==> flow/design.v <==
module alu_top (
    input clk,
    input [15:0] a,
    input [15:0] b,
    input [5:0] alufn,
    input fail,
    output reg z,
    output reg v,
    output reg n,
    output reg [15:0] out
  );
  reg [15:0] a_q;
  reg [15:0] b_q;
  reg [5:0] alufn_q;
  reg fail_q;
  wire alu_z;
  wire alu_v;
  wire alu_n;
  wire [15:0] alu_out;
  alu_13 alu (
    .a(a_q),
    .b(b_q),
    .alufn(alufn_q),
    .fail(fail_q),
    .z(alu_z),
    .v(alu_v),
    .n(alu_n),
    .out(alu_out)
  );
  always @(posedge clk) begin
    a_q <= a;
    b_q <= b;
    alufn_q <= alufn;
    fail_q <= fail;
    z <= alu_z;
    v <= alu_v;
    n <= alu_n;
    out <= alu_out;
  end
endmodule

module adder16_15 (
    input [5:0] alufn,
    input [15:0] a,
    input [15:0] b,
    output reg z,
    output reg v,
    output reg n,
    output reg [15:0] addOUT
  );
  reg [15:0] out;
  always @* begin
    out = $signed(a) + $signed(b ^ {5'h10{alufn[0+0-:1]}}) + alufn[0+0-:1];
    addOUT = out;
    z = (~|out);
    v = (a[15+0-:1] & (b[15+0-:1] ^ alufn[0+0-:1]) & ~out[15+0-:1]) | (~a[15+0-:1] & ~(b[15+0-:1] ^ alufn[0+0-:1]) & out[15+0-:1]);
    n = out[15+0-:1];
  end
endmodule
module bool16_16 (
    input [5:0] alufn,
    input [15:0] a,
    input [15:0] b,
    output reg [15:0] boolOUT
  );
  always @* begin
    case (alufn[0+3-:4])
      4'h6: begin
        boolOUT = a ^ b;
      end
      4'h8: begin
        boolOUT = a & b;
      end
      4'ha: begin
        boolOUT = a;
      end
      4'he: begin
        boolOUT = a | b;
      end
      default: begin
        boolOUT = 1'h0;
      end
    endcase
  end
endmodule
module shift16_17 (
    input [5:0] alufn,
    input [15:0] a,
    input [15:0] b,
    output reg [15:0] shiftOUT
  );
  always @* begin
    case (alufn[0+1-:2])
      2'h0: begin
        shiftOUT = a << b;
      end
      2'h1: begin
        shiftOUT = a >> b;
      end
      2'h3: begin
        shiftOUT = $signed(a) >>> $signed(b);
      end
      default: begin
        shiftOUT = a;
      end
    endcase
  end
endmodule
module cmp16_18 (
    input [5:0] alufn,
    input z,
    input v,
    input n,
    output reg [15:0] compOUT
  );
  always @* begin
    case (alufn[1+1-:2])
      2'h1: begin
        compOUT = {15'h0000, z};
      end
      2'h2: begin
        compOUT = {15'h0000, v ^ n};
      end
      2'h3: begin
        compOUT = {15'h0000, z | (v ^ n)};
      end
      default: begin
        compOUT = 1'h0;
      end
    endcase
  end
endmodule
module muldiv16_19 (
    input [5:0] alufn,
    input [15:0] a,
    input [15:0] b,
    output reg z,
    output reg v,
    output reg n,
    output reg [15:0] muldivOUT
  );
  reg [31:0] out;
  always @* begin
    case (alufn[1+1-:2])
      2'h1: begin
        out = $signed(a) * $signed(b);
        z = (~|(out[0+15-:16]));
        if (a != 1'h0 && $signed(out[0+15-:16]) / $signed(a) != $signed(b)) begin
          v = 1'h1;
        end else begin
          v = 1'h0;
        end
        n = a[15+0-:1] ^ b[15+0-:1];
      end
      2'h2: begin
        if (b == 1'h0) begin
          out = 1'h0;
          z = 1'h0;
          v = 1'h0;
          n = 1'h0;
        end else begin
          out = $signed(a) / $signed(b);
          z = (~|(out[0+15-:16]));
          n = a[15+0-:1] ^ b[15+0-:1];
          v = 1'h0;
        end
      end
      2'h3: begin
        if (b == 1'h0) begin
          out = 1'h0;
          z = 1'h0;
          v = 1'h0;
          n = 1'h0;
        end else begin
          out = a - (a / b * b);
          z = (~|(out[0+15-:16]));
          n = out[15+0-:1];
          v = 1'h0;
        end
      end
      default: begin
        out = 1'h0;
        z = 1'h0;
        v = 1'h0;
        n = 1'h0;
      end
    endcase
    muldivOUT = out[0+15-:16];
  end
endmodule
module alu_13 (
    input [15:0] a,
    input [15:0] b,
    input [5:0] alufn,
    input fail,
    output reg z,
    output reg v,
    output reg n,
    output reg [15:0] out
  );
  wire [1-1:0] M_adder16_z;
  wire [1-1:0] M_adder16_v;
  wire [1-1:0] M_adder16_n;
  wire [16-1:0] M_adder16_addOUT;
  reg [6-1:0] M_adder16_alufn;
  reg [16-1:0] M_adder16_a;
  reg [16-1:0] M_adder16_b;
  adder16_15 adder16 (
    .alufn(M_adder16_alufn),
    .a(M_adder16_a),
    .b(M_adder16_b),
    .z(M_adder16_z),
    .v(M_adder16_v),
    .n(M_adder16_n),
    .addOUT(M_adder16_addOUT)
  );
  wire [16-1:0] M_bool16_boolOUT;
  reg [6-1:0] M_bool16_alufn;
  reg [16-1:0] M_bool16_a;
  reg [16-1:0] M_bool16_b;
  bool16_16 bool16 (
    .alufn(M_bool16_alufn),
    .a(M_bool16_a),
    .b(M_bool16_b),
    .boolOUT(M_bool16_boolOUT)
  );
  wire [16-1:0] M_shift16_shiftOUT;
  reg [6-1:0] M_shift16_alufn;
  reg [16-1:0] M_shift16_a;
  reg [16-1:0] M_shift16_b;
  shift16_17 shift16 (
    .alufn(M_shift16_alufn),
    .a(M_shift16_a),
    .b(M_shift16_b),
    .shiftOUT(M_shift16_shiftOUT)
  );
  wire [16-1:0] M_cmp16_compOUT;
  reg [6-1:0] M_cmp16_alufn;
  reg [1-1:0] M_cmp16_z;
  reg [1-1:0] M_cmp16_v;
  reg [1-1:0] M_cmp16_n;
  cmp16_18 cmp16 (
    .alufn(M_cmp16_alufn),
    .z(M_cmp16_z),
    .v(M_cmp16_v),
    .n(M_cmp16_n),
    .compOUT(M_cmp16_compOUT)
  );
  wire [1-1:0] M_muldiv16_z;
  wire [1-1:0] M_muldiv16_v;
  wire [1-1:0] M_muldiv16_n;
  wire [16-1:0] M_muldiv16_muldivOUT;
  reg [6-1:0] M_muldiv16_alufn;
  reg [16-1:0] M_muldiv16_a;
  reg [16-1:0] M_muldiv16_b;
  muldiv16_19 muldiv16 (
    .alufn(M_muldiv16_alufn),
    .a(M_muldiv16_a),
    .b(M_muldiv16_b),
    .z(M_muldiv16_z),
    .v(M_muldiv16_v),
    .n(M_muldiv16_n),
    .muldivOUT(M_muldiv16_muldivOUT)
  );
  reg [15:0] outT;
  always @* begin
    M_adder16_alufn = alufn;
    M_adder16_a = a;
    M_adder16_b = b;
    z = M_adder16_z;
    v = M_adder16_v;
    n = M_adder16_n;
    M_bool16_alufn = alufn;
    M_bool16_a = a;
    M_bool16_b = b;
    M_shift16_alufn = alufn;
    M_shift16_a = a;
    M_shift16_b = b;
    M_cmp16_alufn = alufn;
    M_cmp16_z = M_adder16_z;
    M_cmp16_v = M_adder16_v;
    M_cmp16_n = M_adder16_n;
    M_muldiv16_alufn = alufn;
    M_muldiv16_a = a;
    M_muldiv16_b = b;
    case (alufn[4+1-:2])
      2'h0: begin
        if (alufn[1+1-:2] == 2'h0) begin
          outT = M_adder16_addOUT;
        end else begin
          outT = M_muldiv16_muldivOUT;
          z = M_muldiv16_z;
          v = M_muldiv16_v;
          n = M_muldiv16_n;
        end
      end
      2'h1: begin
        outT = M_bool16_boolOUT;
      end
      2'h2: begin
        outT = M_shift16_shiftOUT;
      end
      2'h3: begin
        outT = M_cmp16_compOUT;
      end
    endcase
    out = outT ^ fail;
  end
endmodule
Hand-over note for alu_top

=== Reports on alu_top ===
Each step is given for the RTL above and for the edited RTL.
Lines under "original" count in the file above, lines under "edited" in the edited file.
"change" is "edited" less "original", of the values as shown.
Operators: Yosys type, input widths -> output width; for muxes data width and select width s.
Cell names lack the library's common part.
The mark n/a stands for no value.

* Top: alu_top
* Clock port: clk
* Cell library: sky130hd
* Timing corner: tt_025C_1v80

=== Edit of the RTL ===
The edit as a unified diff against the file above.
The edited RTL no longer does the same as the RTL above: the edit was made by script, with no optimisation intended.

<pre>
@@ -30,5 +30,4 @@
   always @(posedge clk) begin
     a_q <= a;
-    b_q <= b;
     alufn_q <= alufn;
     fail_q <= fail;
@@ -38,6 +37,6 @@
     out <= alu_out;
   end
-endmodule
-
+  always @(*) b_q = b;
+endmodule
 module adder16_15 (
     input [5:0] alufn,
</pre>

=== Word-level counts ===
Source: Yosys, flattened and elaborated, memories not mapped. Widths are those after wreduce; folded enables and synchronous resets count as part of the registers. Registers that Yosys merges into a memory's read port (data or address) are not register bits. Print and check cells do not count.

{| class="wikitable"
|+ Word-level totals
! item !! original !! edited !! change
|-
| cells after elaboration || 86 || 85 || -1
|-
| bits in registers || 58 || 42 || -16
|-
| output and inout bits || 19 || 19 || 0
|}

{| class="wikitable"
|+ Cells by class
! item !! original !! edited !! change
|-
| add/subtract/negate cells || 3 || 3 || 0
|-
| mux-type cells || 22 || 22 || 0
|-
| div/mod/pow operators || 3 || 3 || 0
|-
| equality and inequality tests || 13 || 13 || 0
|-
| shift-type cells || 3 || 3 || 0
|-
| reductions and logical operators || 15 || 15 || 0
|-
| $mul || 2 || 2 || 0
|-
| bitwise gates (word level) || 17 || 17 || 0
|}

Unchanged operator kinds not shown: 37.

=== Logic depth ===
Yosys ltp: most cells in a row. Word level: on the elaborated netlist, between registers, memories and ports. Mapped: between sequential cells and ports; inverters and the memories' decode and read muxes count.

{| class="wikitable"
|+ Depth
! item !! original !! edited !! change
|-
| depth in word-level cells || 11 || 11 || 0
|-
| ABC_AREA || 0 || 0 || n/a
|-
| depth in mapped cells || 410 || 426 || +16
|}

=== Netlist ===
The flow's flattened synthesis, as Yosys stat reports it; memories are mapped. The netlist is that of the ABC_AREA named above (0 if unset); the other value can give another one.

{| class="wikitable"
|+ Cells by type
! cell !! original !! edited !! change
|-
| mux2_2 || 59 || 130 || +71
|-
| o21ai_0 || 365 || 311 || -54
|-
| nand2_1 || 617 || 570 || -47
|-
| xnor2_1 || 267 || 308 || +41
|-
| nor3_1 || 209 || 171 || -38
|-
| nand3_1 || 126 || 90 || -36
|-
| o21a_1 || 175 || 148 || -27
|-
| nor2_1 || 573 || 553 || -20
|-
| xor2_1 || 151 || 135 || -16
|-
| nand2b_1 || 63 || 79 || +16
|-
| dfxtp_1 || 58 || 42 || -16
|-
| clkbuf_1 || 174 || 160 || -14
|-
| a21o_1 || 150 || 137 || -13
|-
| a31oi_1 || 68 || 55 || -13
|-
| o21ai_1 || 17 || 5 || -12
|-
| or3_1 || 74 || 63 || -11
|-
| nor2b_1 || 68 || 57 || -11
|-
| mux2i_1 || 58 || 68 || +10
|}

Unchanged cell types not shown: 11.
Not every row of either side is listed.

{| class="wikitable"
|+ Mapped netlist
! item !! original !! edited !! change
|-
| standard cells after synthesis || 6,081 || 5,787 || -294
|-
| buffer cells || 230 || 210 || -20
|-
| flip-flop cells || 58 || 42 || -16
|-
| chip area (Yosys) (um^2) || 43,282.8 || 41,639.9 || -1,642.9
|-
| sequential area (um^2) || 1,161.1 || 840.8 || -320.3
|}

By module: a second synthesis without flattening, with its own total; a netlist apart from the flattened one above.

{| class="wikitable"
|+ Second synthesis, totals
! item !! original !! edited !! change
|-
| cell total of the unflattened synthesis || 6,256 || 5,885 || -371
|-
| area (unflattened synthesis) (um^2) || 45,563.7 || 43,536.8 || -2,026.9
|}

Rows give one instance, submodules left out.

{| class="wikitable"
|+ By module, original
! module !! cells !! area (um^2) !! seq. area (um^2) !! instances
|-
| muldiv16_19 || 5,514 || 38,919.8 || 0.0 || 1
|-
| shift16_17 || 348 || 2,608.8 || 0.0 || 1
|-
| alu_top || 58 || 1,161.1 || 1,161.1 || 1
|-
| adder16_15 || 130 || 1,028.5 || 0.0 || 1
|-
| bool16_16 || 138 || 1,004.7 || 0.0 || 1
|-
| alu_13 || 50 || 706.9 || 0.0 || 1
|-
| cmp16_18 || 18 || 133.9 || 0.0 || 1
|}

{| class="wikitable"
|+ By module, edited
! module !! cells !! area (um^2) !! seq. area (um^2) !! instances
|-
| muldiv16_19 || 5,159 || 37,213.2 || 0.0 || 1
|-
| shift16_17 || 348 || 2,608.8 || 0.0 || 1
|-
| adder16_15 || 130 || 1,028.5 || 0.0 || 1
|-
| bool16_16 || 138 || 1,004.7 || 0.0 || 1
|-
| alu_top || 42 || 840.8 || 840.8 || 1
|-
| alu_13 || 50 || 706.9 || 0.0 || 1
|-
| cmp16_18 || 18 || 133.9 || 0.0 || 1
|}

=== Timing after synthesis ===
OpenSTA on the mapped netlist: ideal clock, no wires. The path of least setup slack (recovery checks aside). Input and output delay are each 20% of the period. Register names are those of the netlist, which keeps one name where synthesis merged equal registers.

{| class="wikitable"
|+ Path after synthesis
! item !! original !! edited !! change
|-
| kind || register -> register || input -> register || n/a
|-
| start point || register alufn_q[5] || input b[0] || n/a
|-
| end point || register out[15] || register n || n/a
|-
| data arrival time (ps) || 80,755 || 99,031 || +18,276
|-
| data required time (ps) || 79,909 || 79,874 || -35
|-
| driving pins on the path || 370 || 379 || +9
|-
| slack (ps) || -847 || -19,157 || -18,310
|-
| external input delay (ps) || n/a || 16,000 || n/a
|-
| path delay (ps) || 80,846 || 83,157 || +2,311
|-
| library setup time (ps) || 91 || 126 || +35
|-
| clock period (ps) || 80,000 || 80,000 || 0
|-
| launch time at the first pin (ps) || 0 || 16,000 || +16,000
|-
| synthesis period reached (ps) || 80,847 || 99,157 || +18,310
|}

"path delay" is the arrival time less input delay plus setup time.
"driving pins on the path": output pins that drive a net of the path, with the launching flip-flop's if there is one; two outputs of one cell count as two.
"synthesis period reached" = period - worst setup slack (recovery checks aside). The figure is calculated, with input and output delays left at 20% of the set period.
The rows between start and end are the longest chain of elaborated cells between them; the timing report does not say that the signal goes this way. Where chains are equally long, one stands for them.
A line is the first line of the expression or statement that the cell stems from. Yosys adds cells for indexed reads and writes and turns some case tables into memories.

Between the ends, after synthesis, original:
* Path through: dfxtp_1 > buf_2 > nor4b_4 > clkbuf_1 > clkbuf_1 > buf_1 > buf_1 > clkbuf_1 > nor2_1 > a21o_1 > inv_1 > ha_1 > nor4_1 > xnor2_1 > ha_1 > o21ai_0 > and2_1 > or2_2 > [334 not listed] > fa_1 > inv_1 > fa_1 > inv_1 > ha_1 > or2_2 > a21oi_1 > a31oi_1 > a21o_1 > a21oi_1 > o21ai_0 > xor2_1 > xnor3_1 > xnor3_1 > xnor2_1 > xnor3_1 > o31a_1 > a311oi_1

{| class="wikitable"
|+ Ends and longest elaborated chain, after synthesis, original
! item !! line !! RTL
|-
| start, declared || 14 || <nowiki>reg [5:0] alufn_q;</nowiki>
|-
| start, assigned || 33 || <nowiki>alufn_q <= alufn;</nowiki>
|-
| end, assigned || 38 || <nowiki>out <= alu_out;</nowiki>
|-
| end, declared || 10 || <nowiki>output reg [15:0] out</nowiki>
|}

original: Chain of elaborated cells between the ends: none given.

Between the ends, after synthesis, edited:
* Path through: clkbuf_1 > clkbuf_1 > clkbuf_1 > a21o_1 > inv_1 > ha_1 > clkbuf_1 > nor4b_1 > nand4_1 > a2111oi_0 > o21a_1 > o21a_1 > buf_2 > o211ai_1 > clkbuf_1 > or3_1 > clkbuf_1 > nor3b_1 > [343 not listed] > inv_1 > fa_1 > inv_1 > ha_1 > a21oi_1 > a31oi_1 > a21o_1 > a21oi_1 > o21ai_0 > xnor2_1 > xnor2_1 > xnor2_1 > xnor2_1 > xnor2_1 > xnor2_1 > xnor3_1 > nand2_1 > o211ai_1
* Cells in the longest elaborated chain: 7

{| class="wikitable"
|+ Ends and longest elaborated chain, after synthesis, edited
! item !! line !! RTL
|-
| start, declared || 4 || <nowiki>input [15:0] b,</nowiki>
|-
| $div 16x16->32 || 174 || <nowiki>out = a - (a / b * b);</nowiki>
|-
| $mul 32x16->16 || 174 ||
|-
| $sub 16x16->16 || 174 ||
|-
| $mux 1 || 168 || <nowiki>if (b == 1'h0) begin</nowiki>
|-
| $pmux 1 s3 || 143 || <nowiki>case (alufn[1+1-:2])</nowiki>
|-
| $mux 1 || 287 || <nowiki>if (alufn[1+1-:2] == 2'h0) begin</nowiki>
|-
| $pmux 1 s2 || 285 || <nowiki>case (alufn[4+1-:2])</nowiki>
|-
| end, assigned || 36 || <nowiki>n <= alu_n;</nowiki>
|-
| end, declared || 9 || <nowiki>output reg n,</nowiki>
|}

=== Timing after layout ===
Path of least setup slack in the final report of the runs of set A (OpenROAD, finished layout, wires in). Where an end is a register, its clock arrival counts in the times.
The report prints the path's times to 10 ps; the period is as set.

{| class="wikitable"
|+ Path after layout
! item !! original !! edited !! change
|-
| kind || register -> register || input -> register || n/a
|-
| start point || register b_q[15] || input b[0] || n/a
|-
| end point || register out[15] || register n || n/a
|-
| driving pins on the path || 340 || 361 || +21
|-
| slack (ps) || 3,870 || -5,690 || -9,560
|-
| library setup time (ps) || 120 || 110 || -10
|-
| external input delay (ps) || n/a || 16,000 || n/a
|-
| clock period (ps) || 80,000 || 80,000 || 0
|-
| launch time at the first pin (ps) || 370 || 16,000 || +15,630
|-
| data arrival time (ps) || 76,380 || 85,910 || +9,530
|-
| data required time (ps) || 80,260 || 80,210 || -50
|}

The rows between start and end are the longest chain of elaborated cells between them; the timing report does not say that the signal goes this way. Where chains are equally long, one stands for them.

Between the ends, after layout, original:
* Path through: dfxtp_1 > nor4_4 > a31oi_4 > or3_4 > or2_1 > o32a_1 > a2111oi_4 > nand2_1 > nor3_1 > ha_1 > o21a_1 > o21a_1 > o21ai_1 > nand2b_1 > o41ai_2 > and3_1 > ha_1 > o21a_1 > [304 not listed] > inv_1 > fa_1 > inv_1 > fa_1 > inv_1 > ha_1 > a21oi_1 > a31oi_1 > a21o_1 > a21oi_1 > o21ai_1 > xor2_1 > xnor3_1 > xnor3_1 > xnor2_1 > xnor3_1 > o31a_1 > a311oi_1

{| class="wikitable"
|+ Ends and longest elaborated chain, after layout, original
! item !! line !! RTL
|-
| start, declared || 13 || <nowiki>reg [15:0] b_q;</nowiki>
|-
| start, assigned || 32 || <nowiki>b_q <= b;</nowiki>
|-
| end, assigned || 38 || <nowiki>out <= alu_out;</nowiki>
|-
| end, declared || 10 || <nowiki>output reg [15:0] out</nowiki>
|}

original: Chain of elaborated cells between the ends: none given.

Between the ends, after layout, edited:
* Path through: buf_12 > a21o_1 > clkinvlp_4 > ha_4 > nor4b_4 > nand4_1 > buf_4 > a2111oi_4 > mux2i_1 > o32ai_2 > o211ai_1 > or3_4 > nor3b_2 > ha_1 > o21a_1 > buf_4 > or3_4 > a32o_2 > [325 not listed] > fa_1 > inv_1 > ha_4 > or2_2 > a21oi_2 > a31oi_2 > a21o_1 > a21oi_4 > o21ai_2 > xnor2_1 > xnor2_1 > xnor2_1 > xnor2_1 > xnor2_1 > xnor2_1 > xnor3_1 > nand2_1 > o211ai_1
* Cells in the longest elaborated chain: 7

{| class="wikitable"
|+ Ends and longest elaborated chain, after layout, edited
! item !! line !! RTL
|-
| start, declared || 4 || <nowiki>input [15:0] b,</nowiki>
|-
| $div 16x16->32 || 174 || <nowiki>out = a - (a / b * b);</nowiki>
|-
| $mul 32x16->16 || 174 ||
|-
| $sub 16x16->16 || 174 ||
|-
| $mux 1 || 168 || <nowiki>if (b == 1'h0) begin</nowiki>
|-
| $pmux 1 s3 || 143 || <nowiki>case (alufn[1+1-:2])</nowiki>
|-
| $mux 1 || 287 || <nowiki>if (alufn[1+1-:2] == 2'h0) begin</nowiki>
|-
| $pmux 1 s2 || 285 || <nowiki>case (alufn[4+1-:2])</nowiki>
|-
| end, assigned || 36 || <nowiki>n <= alu_n;</nowiki>
|-
| end, declared || 9 || <nowiki>output reg n,</nowiki>
|}

=== Layout results ===
Both versions went through the flow (Yosys, OpenROAD) with the same settings in each pair. Constraints: input delay and output delay 20% of the set period each, output load 0.01 pF.

Flow settings, set A:
* period_ns: 80
* CAP_MARGIN: 20
* CORE_MARGIN: 2
* CORE_UTILIZATION: 40
* SLEW_MARGIN: 20

{| class="wikitable"
|+ Final reports, set A
! item !! original !! edited !! change
|-
| area of the die (um^2) || 110,856.0 || 106,697.0 || -4,159.0
|-
| post-route worst hold slack (ps) || 435 || 649 || +214
|-
| standard-cell area after layout (um^2) || 48,924.4 || 66,621.4 || +17,697.0
|-
| worst slack on setup checks (ps) || 3,874 || -5,695 || -9,569
|-
| synthesized cell area (um^2) || 43,282.8 || 41,639.9 || -1,642.9
|-
| total negative setup slack (ps) || 0 || -79,209 || -79,209
|}

Flow settings, set B:
* CORE_ASPECT_RATIO: 1.49
* CORE_UTILIZATION: 52
* PLACE_DENSITY: 0.49
* SETUP_SLACK_MARGIN: -2.0
* SLEW_MARGIN: 40
* period_ns: 115.0
* CAP_MARGIN: 20
* CORE_MARGIN: 2

{| class="wikitable"
|+ Final reports, set B
! item !! original !! edited !! change
|-
| area of the die (um^2) || 85,606.0 || 82,402.0 || -3,204.0
|-
| post-route worst hold slack (ps) || 438 || 447 || +9
|-
| standard-cell area after layout (um^2) || 46,357.0 || 44,939.4 || -1,417.6
|-
| worst slack on setup checks (ps) || 23,533 || 4,496 || -19,037
|-
| synthesized cell area (um^2) || 43,282.8 || 41,639.9 || -1,642.9
|-
| total negative setup slack (ps) || 0 || 0 || 0
|}

End of note.
